==> flow/design.v <==
`timescale 1ns / 1ps
module decode(instr,opcode,rd_index,rs_index,rt_index,constant,shamt,address);
input [15:0] instr;
output [3:0] opcode;
output [2:0] rd_index,rs_index,rt_index,shamt;
output [5:0] constant;
output [8:0] address;
assign opcode   = instr[15:12];
assign rd_index = instr[11:9];
assign rs_index = instr[8:6];
assign rt_index = instr[5:3];
assign shamt    = instr[2:0];
assign constant = instr[5:0];
assign address  = instr[11:3];
endmodule
`timescale 1ns / 1ps
module control_unit(instr,opcode,rd_index,rs_index,rt_index,shamt,constant,address);
input [15:0] instr;
output  [3:0] opcode;
output  [2:0] rd_index,rs_index,rt_index,shamt;
output [5:0] constant;
output [8:0] address;
decode call(instr,opcode,rd_index,rs_index,rt_index,constant,shamt,address);
endmodule
`timescale 1ns / 1ps
module ALU(clk,reset,op_code,rd,rs,rt,rd_store,shamt,constant,hi,lo);
input clk,reset;
input [3:0] op_code;                   				  
input [15:0]rs,rt;  								        	  
input [15:0]rd_store;                                
input [5:0] constant;										  
input [2:0] shamt;                				        
reg [31:0] TEMP;                                      
wire [15:0] mem_addr;
output reg[15:0] rd;  							            
output reg[15:0] hi,lo;                             
reg [15:0] RAM [0:7];
assign mem_addr = rs + constant;
always @ (*)
	begin
		TEMP = rs * rt;  
		if(op_code== 0)					 
			begin                    
			rd = rs + rt; 
			end
		else if (op_code==1)				 
			begin               
			rd = rs << shamt;
			end
		else if (op_code==2)				 
			begin           
			rd = rs >> shamt; 
			end
		else if (op_code==4) 			 
			begin           
			rd = lo; 
			end
		else if (op_code==5) 			 
			begin           
			rd = hi;   
			end
		else if (op_code==6) 			 
			begin           
			rd = rs | rt; 
			end
		else if (op_code==7) 			 
			begin 
			rd = rs & rt; 
			end
		else if (op_code==8) 			 
			begin 
			rd = rs + constant; 
			end
		else if (op_code==9) 			 
			begin          
			rd = constant; 
			end         
		else if (op_code==10) 			 
			begin             
			rd = (mem_addr < 8) ? RAM [mem_addr[2:0]] : 16'd0;  
			end
		else   							 
			begin 
			rd = 0; 
			end
	end
always @ (posedge clk, posedge reset)
	begin
	if (reset)
		begin
		hi <= 0;
		lo <= 0;
		RAM[0] <= 16'b 0000000000000001;
		RAM[1] <= 16'b 0000000000000101;                      
		RAM[2] <= 16'b 0000000000000000;
		RAM[3] <= 16'b 0000000000000000;
		RAM[4] <= 16'b 0000000000000011;
		RAM[5] <= 16'b 0000000000000001;
		RAM[6] <= 16'b 0000000000000001;
		RAM[7] <= 16'b 0000000000000001;
		end
	else
		begin
		if (op_code == 3)
			begin
			hi <= TEMP[31:16];     			  
			lo <= TEMP[15:0];					 
			end
		if (op_code == 11 && mem_addr < 8)
			RAM[mem_addr[2:0]] <= rd_store;
		end
	end
endmodule
`timescale 1ns / 1ps
module data_path(clk,reset,op_code,rd_index,rs_index,rt_index,shamt,constant,rd_value,rs_value,rt_value,low,high,SR);
input clk,reset;
input [3:0] op_code;
input [2:0] rd_index, rs_index, rt_index, shamt;
input [5:0] constant;
output [15:0] rd_value;
output reg [15:0] rs_value,rt_value;
output [15:0] low,high;
output reg [15:0] SR;	
wire [15:0] hi,lo;
reg [3:0] flags;
reg wr_en;
reg [15:0] regfile[0:7];
always@(*)
	begin
     if (op_code>=0 && op_code<=7)		 
			begin
			rs_value=regfile[rs_index];
			rt_value=regfile[rt_index];
			end
    else if (op_code>=8 && op_code<=11)  
			begin
			rs_value=regfile[rs_index]; 
			rt_value=0;
			end
    else 
			begin 								 
			rs_value=0;
			rt_value=0; 
			end
	end
always @(*)
	begin	
	flags = 4'b0000;
	if(rs_value==rt_value)
			flags[3]=1;                                	    
	else if(rs_value<rt_value)
			flags[2]=1;                           		   	 
	else if(rs_value[15]==1 && rt_value[15]==1)
			flags[0]=1;                          			   
	else if(rs_value[15]==0 && rt_value[15]==0)
			flags[0]=1;                                 	  
	else if(rs_value[15:0] || rt_value[15:0])
			flags[1]=1;                          			  
	end
always @(*)
	begin
	wr_en = !(op_code == 3 || op_code >= 11);
	end
always @(posedge clk, posedge reset)
	begin
	if (reset)
		begin
		regfile[0] <= 7;
		regfile[1] <= 6;
		regfile[2] <= 5;
		regfile[3] <= 4;
		regfile[4] <= 3;
		regfile[5] <= 2;
		regfile[6] <= 1;
		regfile[7] <= 0;
		SR <= 16'b0000000000000000;
		end
	else
		begin
		if (wr_en)
			regfile[rd_index] <= rd_value;
		SR <= {12'b000000000000, flags};
		end
	end
assign low = lo;
assign high = hi;
ALU call(clk,reset,op_code,rd_value,rs_value,rt_value,regfile[rd_index],shamt,constant,hi,lo);
endmodule
`timescale 1ns / 1ps
module processor(clk,reset,instr,PC,opcode,rd_index,rs_index,rt_index,shamt,constant,address,rd_value,rs_value,rt_value,low_out,high_out,SR);
input clk,reset;
input [15:0] instr;							 
reg [7:0] pc;
output [7:0] PC;
output [3:0] opcode;
output [2:0] rd_index, rs_index, rt_index, shamt;
output [5:0] constant;
output [8:0] address;
output [15:0] rd_value,rs_value,rt_value,low_out,high_out,SR;
always @ (posedge clk,posedge reset)
begin
	if(reset==1)
		begin
		pc<=0;
		end
	else if (pc>14)								 
		begin
		pc <= 0;
		end
	else if(opcode>=12 && opcode<=14) 		 
		begin
		pc <= pc + address; 
		end
	else 
		begin
		pc <= pc + 1; 								 
		end
end
assign PC = pc;
wire [3:0] opcode;
wire [2:0] rd_index,rs_index,rt_index,shamt;
wire [5:0] constant;
wire [8:0] address;
control_unit cal1(instr,opcode,rd_index,rs_index,rt_index,shamt,constant,address);
data_path cal2(clk,reset,opcode,rd_index,rs_index,rt_index,shamt,constant,rd_value,rs_value,rt_value,low_out,high_out,SR);
endmodule 
Hand-over note for processor

Reports on processor. Tool output for the design above before and after an edit, in the order of the flow. Lines under "before" count in the file above, lines under "after" in the edited file. "difference": "after" minus "before" as printed here. "rel. change": 100 x difference / "before". Library cell names are shortened. A cell with n/a has no value.

Top: processor. Clock input: clk. Cell library: sky130hd. Library corner: tt_025C_1v80.

Diff. The edit as a unified diff against the file above. The edit is scripted: it alters the design's behaviour and was not made to optimise anything.

```diff
@@ -222,5 +222,12 @@
 wire [5:0] constant;
 wire [8:0] address;
-control_unit cal1(instr,opcode,rd_index,rs_index,rt_index,shamt,constant,address);
+wire [2:0] rd_index_p, rd_index_n;
+wire [2:0] shamt_p, shamt_n;
+wire [8:0] address_p, address_n;
+control_unit cal1(instr,opcode,rd_index_p,rs_index,rt_index,shamt_p,constant,address_p);
+control_unit cal1_x (~instr, , rd_index_n, , , shamt_n, , address_n);
+assign rd_index = rd_index_p ^ rd_index_n;
+assign shamt = shamt_p ^ shamt_n;
+assign address = address_p ^ address_n;
 data_path cal2(clk,reset,opcode,rd_index,rs_index,rt_index,shamt,constant,rd_value,rs_value,rt_value,low_out,high_out,SR);
 endmodule 
```

After elaboration. Yosys after proc, flatten, opt, wreduce and memory -nomap, before mapping. Print and check cells are not counted. Equal cells are merged and count once.

Bit counts: word-level cells (before 140, after 144, difference +4, rel. change +2.86%); output and inout bits (before 135, after 135, difference 0, rel. change 0.00%); bits in latches (before 0, after 0, difference 0); flip-flop bits (word level) (before 300, after 300, difference 0, rel. change 0.00%); ROM bits (before 0, after 0, difference 0); memories (before 0, after 0, difference 0); bits in writable memories (before 0, after 0, difference 0); clocked read ports x word width (before 0, after 0, difference 0); input port bits (before 18, after 18, difference 0, rel. change 0.00%).

Operators by class: mux-type cells (before 29, after 29, difference 0, rel. change 0.00%); equal/unequal tests (before 40, after 40, difference 0, rel. change 0.00%); add/sub/neg operators (before 4, after 4, difference 0, rel. change 0.00%); multiply operators (before 1, after 1, difference 0, rel. change 0.00%); reductions and logical operators (before 29, after 29, difference 0, rel. change 0.00%); shifts and indexed selects (before 2, after 2, difference 0, rel. change 0.00%); order comparisons (before 10, after 10, difference 0, rel. change 0.00%); div/mod/pow operators (before 0, after 0, difference 0); bitwise logic cells (before 5, after 9, difference +4, rel. change +80.00%).

Operators by type and width: 3-bit bitwise XOR (before 0, after 2, difference +2); 12-bit NOT (before 0, after 1, difference +1); 9-bit bitwise XOR (before 0, after 1, difference +1).

Unchanged operator kinds not shown: 37.

Depth. Yosys ltp: most cells in a row. Word level: on the elaborated netlist, between registers, memories and ports. Mapped: between sequential cells and ports; inverters and the memories' decode and read muxes count.

Depth: depth in word-level cells (before 18, after 18, difference 0, rel. change 0.00%); ABC_AREA (before 0, after 0); mapped depth (before 33, after 29, difference -4, rel. change -12.12%); gate-level depth less buffers (before 29, after 26, difference -3, rel. change -10.34%).

Synthesis result. Source: synth_stat.txt of the flow (Yosys; design flattened, memories mapped). It holds for the ABC_AREA given above (unset counts as 0); a run with the other value may have another netlist.

Mapped netlist: cell count (before 2970, after 2257, difference -713, rel. change -24.01%); flip-flop cells (before 300, after 188, difference -112, rel. change -37.33%); synthesis area (µm²) (before 28350.9, after 20265.7, difference -8085.2, rel. change -28.52%); sequential area (µm²) (before 7532.2, after 4714.5, difference -2817.7, rel. change -37.41%); buffer cells (before 220, after 165, difference -55, rel. change -25.00%).

Cells by type: mux2_2 (before 282, after 102, difference -180, rel. change -63.83%); dfrtp_1 (before 280, after 180, difference -100, rel. change -35.71%); nor2_1 (before 270, after 205, difference -65, rel. change -24.07%); mux2i_1 (before 75, after 18, difference -57, rel. change -76.00%); inv_1 (before 260, after 306, difference +46, rel. change +17.69%); nand2_1 (before 295, after 257, difference -38, rel. change -12.88%); a21oi_1 (before 134, after 101, difference -33, rel. change -24.63%); mux2_1 (before 2, after 34, difference +32, rel. change +1600.00%); mux4_2 (before 36, after 6, difference -30, rel. change -83.33%); a221oi_1 (before 36, after 8, difference -28, rel. change -77.78%); nor3_1 (before 46, after 19, difference -27, rel. change -58.70%); and2_1 (before 6, after 28, difference +22, rel. change +366.67%); clkbuf_1 (before 125, after 105, difference -20, rel. change -16.00%); a22oi_1 (before 26, after 6, difference -20, rel. change -76.92%); buf_1 (before 23, after 4, difference -19, rel. change -82.61%); o21ai_0 (before 118, after 103, difference -15, rel. change -12.71%); nand2b_1 (before 24, after 9, difference -15, rel. change -62.50%); o22ai_1 (before 33, after 21, difference -12, rel. change -36.36%).

Unchanged cell types not shown: 6. The list need not be complete. By module: a second synthesis without flattening, with its own total; a netlist apart from the flattened one above.

Second synthesis, totals: cell total of the unflattened synthesis (before 3059, after 3155, difference +96, rel. change +3.14%); area total of the unflattened synthesis (µm²) (before 28886.5, after 29328.1, difference +441.6, rel. change +1.53%).

Each row is one instance without its submodules.

By module, before: ALU (sequential area 4013.8 µm², instances 1, area 19077.0 µm², cells 2097); data_path (sequential area 3318.2 µm², instances 1, area 8969.9 µm², cells 868); processor (sequential area 200.2 µm², instances 1, area 606.8 µm², cells 63); decode (sequential area 0.0 µm², instances 1, area 232.7 µm², cells 31); control_unit (sequential area 0.0 µm², instances 1, area 0.0 µm², cells 0).

By module, after: ALU (sequential area 4013.8 µm², instances 1, area 19057.0 µm², cells 2129); data_path (sequential area 3318.2 µm², instances 1, area 8969.9 µm², cells 868); processor (sequential area 200.2 µm², instances 1, area 835.8 µm², cells 96); decode (sequential area 0.0 µm², instances 2, area 232.7 µm², cells 31); control_unit (sequential area 0.0 µm², instances 2, area 0.0 µm², cells 0).

Timing after synthesis. Source: OpenSTA report_checks on the synthesized netlist (no wires, ideal clock, input and output delay 20% of the period each), path of least setup slack; recovery checks are left aside. Register names are those of the netlist, which keeps one name where synthesis merged equal registers.

Path post-synthesis: path type (before input-to-reg, after input-to-reg); start (before input instr[3], after input instr[15]); end (before register cal2.call.hi[13], after register cal2.call.hi[15]); stages on the path (before 29, after 26, difference -3, rel. change -10.34%); data required time (ns) (before 8.366, after 8.361, difference -0.005, rel. change -0.06%); library setup time (ns) (before 0.134, after 0.139, difference +0.005); path delay (ns) (before 7.965, after 6.661, difference -1.304, rel. change -16.37%); launch time at the first pin (ns) (before 1.700, after 1.700, difference 0.000, rel. change 0.00%); slack (ns) (before -1.164, after 0.139, difference +1.303); arrival (ns) (before 9.531, after 8.222, difference -1.309, rel. change -13.73%); period (ns) (before 8.5, after 8.5, difference 0.0, rel. change 0.00%); input delay (ns) (before 1.700, after 1.700, difference 0.000, rel. change 0.00%); path buffers (before 4, after 3, difference -1, rel. change -25.00%); synthesis period reached (ns) (before 9.664, after 8.361, difference -1.303, rel. change -13.48%).

"path delay" = arrival - input delay + setup time. "stages on the path" counts driving pins, that of a launching flip-flop among them; a cell with two outputs on the path counts twice. "synthesis period reached" = period - worst setup slack (recovery checks aside). The figure is calculated, with input and output delays left at 20% of the set period. The rows between start and end are the longest chain of elaborated cells between them; the timing report does not say that the signal goes this way. Where chains are equally long, one stands for them. Each line given opens the expression or statement behind the cell; cells for indexed reads and writes are added by Yosys, which also makes memories of some case tables.

Between the ends, post-synthesis, before:
Cell sequence: clkbuf_1 > buf_1 > buf_1 > mux2i_1 > a211oi_1 > a21oi_1 > nor3_1 > inv_1 > clkbuf_1 > nor2_1 > fa_1 > inv_1 > fa_1 > fa_1 > fa_1 > fa_1 > fa_1 > inv_1 > ha_1 > a21o_1 > a21oi_1 > o21ai_0 > o31ai_1 > a21o_1 > a21boi_0 > a311oi_1 > o21ai_0 > xnor2_1 > o21ai_0. The entry for cells in the longest elaborated chain reads 4. The figure for elaborated cells on any way between the ends is 11. The entry for source lines of those cells reads 3. Classes of those cells: 1 x mul; 7 x eq/ne; 2 x mux; 1 x reduce/logical.

RTL lines, path post-synthesis, before: start, declared (RTL line 192) `input [15:0] instr;`; 3-bit == test (RTL line 133) `rt_value=regfile[rt_index];`; 16-bit parallel mux with 8-bit select (RTL line 133); 16-bit 2-to-1 mux (RTL line 130) `if (op_code>=0 && op_code<=7)`; 16-bit by 16-bit multiplier with 32-bit output (RTL line 41) `TEMP = rs * rt;`; end, assigned (RTL line 91) `hi <= 0;`; end, assigned (RTL line 106) `hi <= TEMP[31:16];`; end, declared (RTL line 36) `output reg[15:0] hi,lo;`.

Nets of the timed path that keep an RTL name, with a line that drives or declares them; the list need not be complete.

Named nets, post-synthesis, before (RTL line): rt_value[5] (130).

Between the ends, post-synthesis, after:
Cell sequence: clkbuf_1 > and4b_1 > clkbuf_1 > and2_1 > clkbuf_1 > clkinv_1 > nor2_1 > inv_1 > fa_1 > inv_1 > fa_1 > fa_1 > fa_1 > fa_1 > inv_1 > fa_1 > inv_1 > ha_1 > a211o_1 > and4b_1 > a22oi_1 > a221oi_1 > a21oi_1 > a21oi_1 > xnor2_1 > o21ai_0. The figure for elaborated cells on any way between the ends is 11. Classes of those cells: 1 x mul; 4 x compare; 1 x eq/ne; 3 x mux; 2 x reduce/logical.

RTL lines, path post-synthesis, after: start, declared (RTL line 192) `input [15:0] instr;`; end, assigned (RTL line 91) `hi <= 0;`; end, assigned (RTL line 106) `hi <= TEMP[31:16];`; end, declared (RTL line 36) `output reg[15:0] hi,lo;`.

after: No chain of elaborated cells between the ends is given.

Named nets, post-synthesis, after: rt_value[12] (RTL line 130) `if (op_code>=0 && op_code<=7)`.

Worst path after layout. Path of least setup slack in the final report of the runs of set A (OpenROAD, finished layout, wires in). Where an end is a register, its clock arrival counts in the times.

Path after layout: path type (before input-to-output, after input-to-output); start (before input instr[6], after input instr[8]); end (before output rd_value[13], after output rd_value[14]); path buffers (before 8, after 5, difference -3, rel. change -37.50%); input delay (ns) (before 1.68, after 1.68, difference 0.00, rel. change 0.00%); period (ns) (before 8.42, after 8.42, difference 0.00, rel. change 0.00%); stages on the path (before 22, after 19, difference -3, rel. change -13.64%); launch time at the first pin (ns) (before 1.68, after 1.68, difference 0.00, rel. change 0.00%); arrival (ns) (before 6.62, after 6.51, difference -0.11, rel. change -1.66%); output delay (ns) (before 1.68, after 1.68, difference 0.00, rel. change 0.00%); slack (ns) (before 0.11, after 0.23, difference +0.12); data required time (ns) (before 6.74, after 6.74, difference 0.00, rel. change 0.00%).

The rows between start and end are the longest chain of elaborated cells between them; the timing report does not say that the signal goes this way. Where chains are equally long, one stands for them.

Between the ends, after layout, before:
Cell sequence: clkbuf_4 > buf_12 > buf_6 > or4bb_1 > nand4_1 > o221a_4 > inv_2 > buf_4 > fa_2 > nor2b_2 > o31a_1 > o21ai_1 > a21o_1 > or4_1 > o211ai_1 > and4_1 > buf_4 > buf_4 > o2111ai_4 > o311ai_4 > buf_6 > clkdlybuf4s50_1. The entry for cells in the longest elaborated chain reads 18. The figure for elaborated cells on any way between the ends is 38. Classes of those cells: 2 x add/sub; 1 x compare; 14 x eq/ne; 2 x shift; 15 x mux; 2 x logic; 2 x reduce/logical.

RTL lines, path after layout, before: start, declared (RTL line 192) `input [15:0] instr;`; 3-bit == test (RTL line 137) `rs_value=regfile[rs_index];`; 16-bit parallel mux with 8-bit select (RTL line 137); 16-bit 2-to-1 mux (RTL line 135) `else if (op_code>=8 && op_code<=11)`; 16-bit 2-to-1 mux (RTL line 130) `if (op_code>=0 && op_code<=7)`; 16-bit by 6-bit adder with 16-bit output (RTL line 38) `assign mem_addr = rs + constant;`; 3-bit == test (RTL line 80) `rd = (mem_addr < 8) ? RAM [mem_addr[2:0]] : 16'd0;`; 16-bit parallel mux with 8-bit select (RTL line 80); (+4 left out); 16-bit 2-to-1 mux (RTL line 66) `else if (op_code==7)`; 16-bit 2-to-1 mux (RTL line 62) `else if (op_code==6)`; 16-bit 2-to-1 mux (RTL line 58) `else if (op_code==5)`; 16-bit 2-to-1 mux (RTL line 54) `else if (op_code==4)`; 16-bit 2-to-1 mux (RTL line 50) `else if (op_code==2)`; 16-bit 2-to-1 mux (RTL line 46) `else if (op_code==1)`; 16-bit 2-to-1 mux (RTL line 42) `if(op_code== 0)`; end, declared (RTL line 199) `output [15:0] rd_value,rs_value,rt_value,low_out,high_out,SR;`.

Between the ends, after layout, after:
Cell sequence: clkdlybuf4s50_1 > buf_4 > nand3_1 > and2_1 > nor2_2 > ha_1 > inv_1 > fa_1 > nor2b_2 > o221ai_2 > a2111oi_4 > mux2_4 > o31ai_4 > nand4_1 > buf_4 > o221a_2 > a221oi_2 > buf_4 > clkdlybuf4s50_1. The entry for cells in the longest elaborated chain reads 18. The figure for elaborated cells on any way between the ends is 38. Classes of those cells: 2 x add/sub; 1 x compare; 14 x eq/ne; 2 x shift; 15 x mux; 2 x logic; 2 x reduce/logical.

RTL lines, path after layout, after: start, declared (RTL line 192) `input [15:0] instr;`; 3-bit == test (RTL line 137) `rs_value=regfile[rs_index];`; 16-bit parallel mux with 8-bit select (RTL line 137); 16-bit 2-to-1 mux (RTL line 135) `else if (op_code>=8 && op_code<=11)`; 16-bit 2-to-1 mux (RTL line 130) `if (op_code>=0 && op_code<=7)`; 16-bit by 6-bit adder with 16-bit output (RTL line 38) `assign mem_addr = rs + constant;`; 3-bit == test (RTL line 80) `rd = (mem_addr < 8) ? RAM [mem_addr[2:0]] : 16'd0;`; 16-bit parallel mux with 8-bit select (RTL line 80); (+4 left out); 16-bit 2-to-1 mux (RTL line 66) `else if (op_code==7)`; 16-bit 2-to-1 mux (RTL line 62) `else if (op_code==6)`; 16-bit 2-to-1 mux (RTL line 58) `else if (op_code==5)`; 16-bit 2-to-1 mux (RTL line 54) `else if (op_code==4)`; 16-bit 2-to-1 mux (RTL line 50) `else if (op_code==2)`; 16-bit 2-to-1 mux (RTL line 46) `else if (op_code==1)`; 16-bit 2-to-1 mux (RTL line 42) `if(op_code== 0)`; end, declared (RTL line 199) `output [15:0] rd_value,rs_value,rt_value,low_out,high_out,SR;`.

Layout results. Runs of the flow (Yosys, OpenROAD) on both versions; the two runs of a pair have the same settings. The constraints put input and output delay at 20% of the set period each and load the outputs with 0.01 pF.

Flow settings, set A:
For CORE_UTILIZATION the number is 40. For period_ns the number is 8.42. Under CAP_MARGIN stands 20. For CORE_MARGIN the number is 2. The entry for SLEW_MARGIN reads 20.

Measured results, set A: die footprint (µm²) (before 73024.3, after 52479.9, difference -20544.4, rel. change -28.13%); smallest hold slack (ns) (before 0.500, after 0.487, difference -0.013); setup TNS (ns) (before 0.000, after 0.000, difference 0.000); total power of the final layout (µW) (before 6973, after 2464, difference -4509, rel. change -64.66%); netlist area reported by Yosys (µm²) (before 28350.9, after 20265.7, difference -8085.2, rel. change -28.52%); setup slack of the worst path (ns) (before 0.114, after 0.226, difference +0.112); standard-cell area after layout (µm²) (before 35916.9, after 24646.1, difference -11270.8, rel. change -31.38%); utilization in the final report (%) (before 51.2, after 49.2, difference -2.0).

Flow settings, set B:
CELL_PAD_IN_SITES_GLOBAL_PLACEMENT: 0. For CORE_UTILIZATION the number is 43. Under CTS_CLUSTER_DIAMETER stands 311. Under GPL_ROUTABILITY_DRIVEN stands 1. The entry for SLEW_MARGIN reads 25. For period_ns the number is 4.93. Under CAP_MARGIN stands 20. For CORE_MARGIN the number is 2.

Measured results, set B: die footprint (µm²) (before 68003.6, after 48883.0, difference -19120.6, rel. change -28.12%); smallest hold slack (ns) (before 0.508, after 0.482, difference -0.026); setup TNS (ns) (before -230.138, after -50.409, difference +179.729); total power of the final layout (µW) (before 13822, after 4573, difference -9249, rel. change -66.92%); netlist area reported by Yosys (µm²) (before 28350.9, after 20265.7, difference -8085.2, rel. change -28.52%); setup slack of the worst path (ns) (before -2.291, after -1.702, difference +0.589); standard-cell area after layout (µm²) (before 41868.9, after 28588.7, difference -13280.2, rel. change -31.72%); utilization in the final report (%) (before 63.9, after 61.4, difference -2.5).

By "total power of the final layout" is meant OpenSTA's value without simulated activity: inputs other than the clock are taken to toggle once in ten clock periods, and the tool carries that through the logic.

End of note.
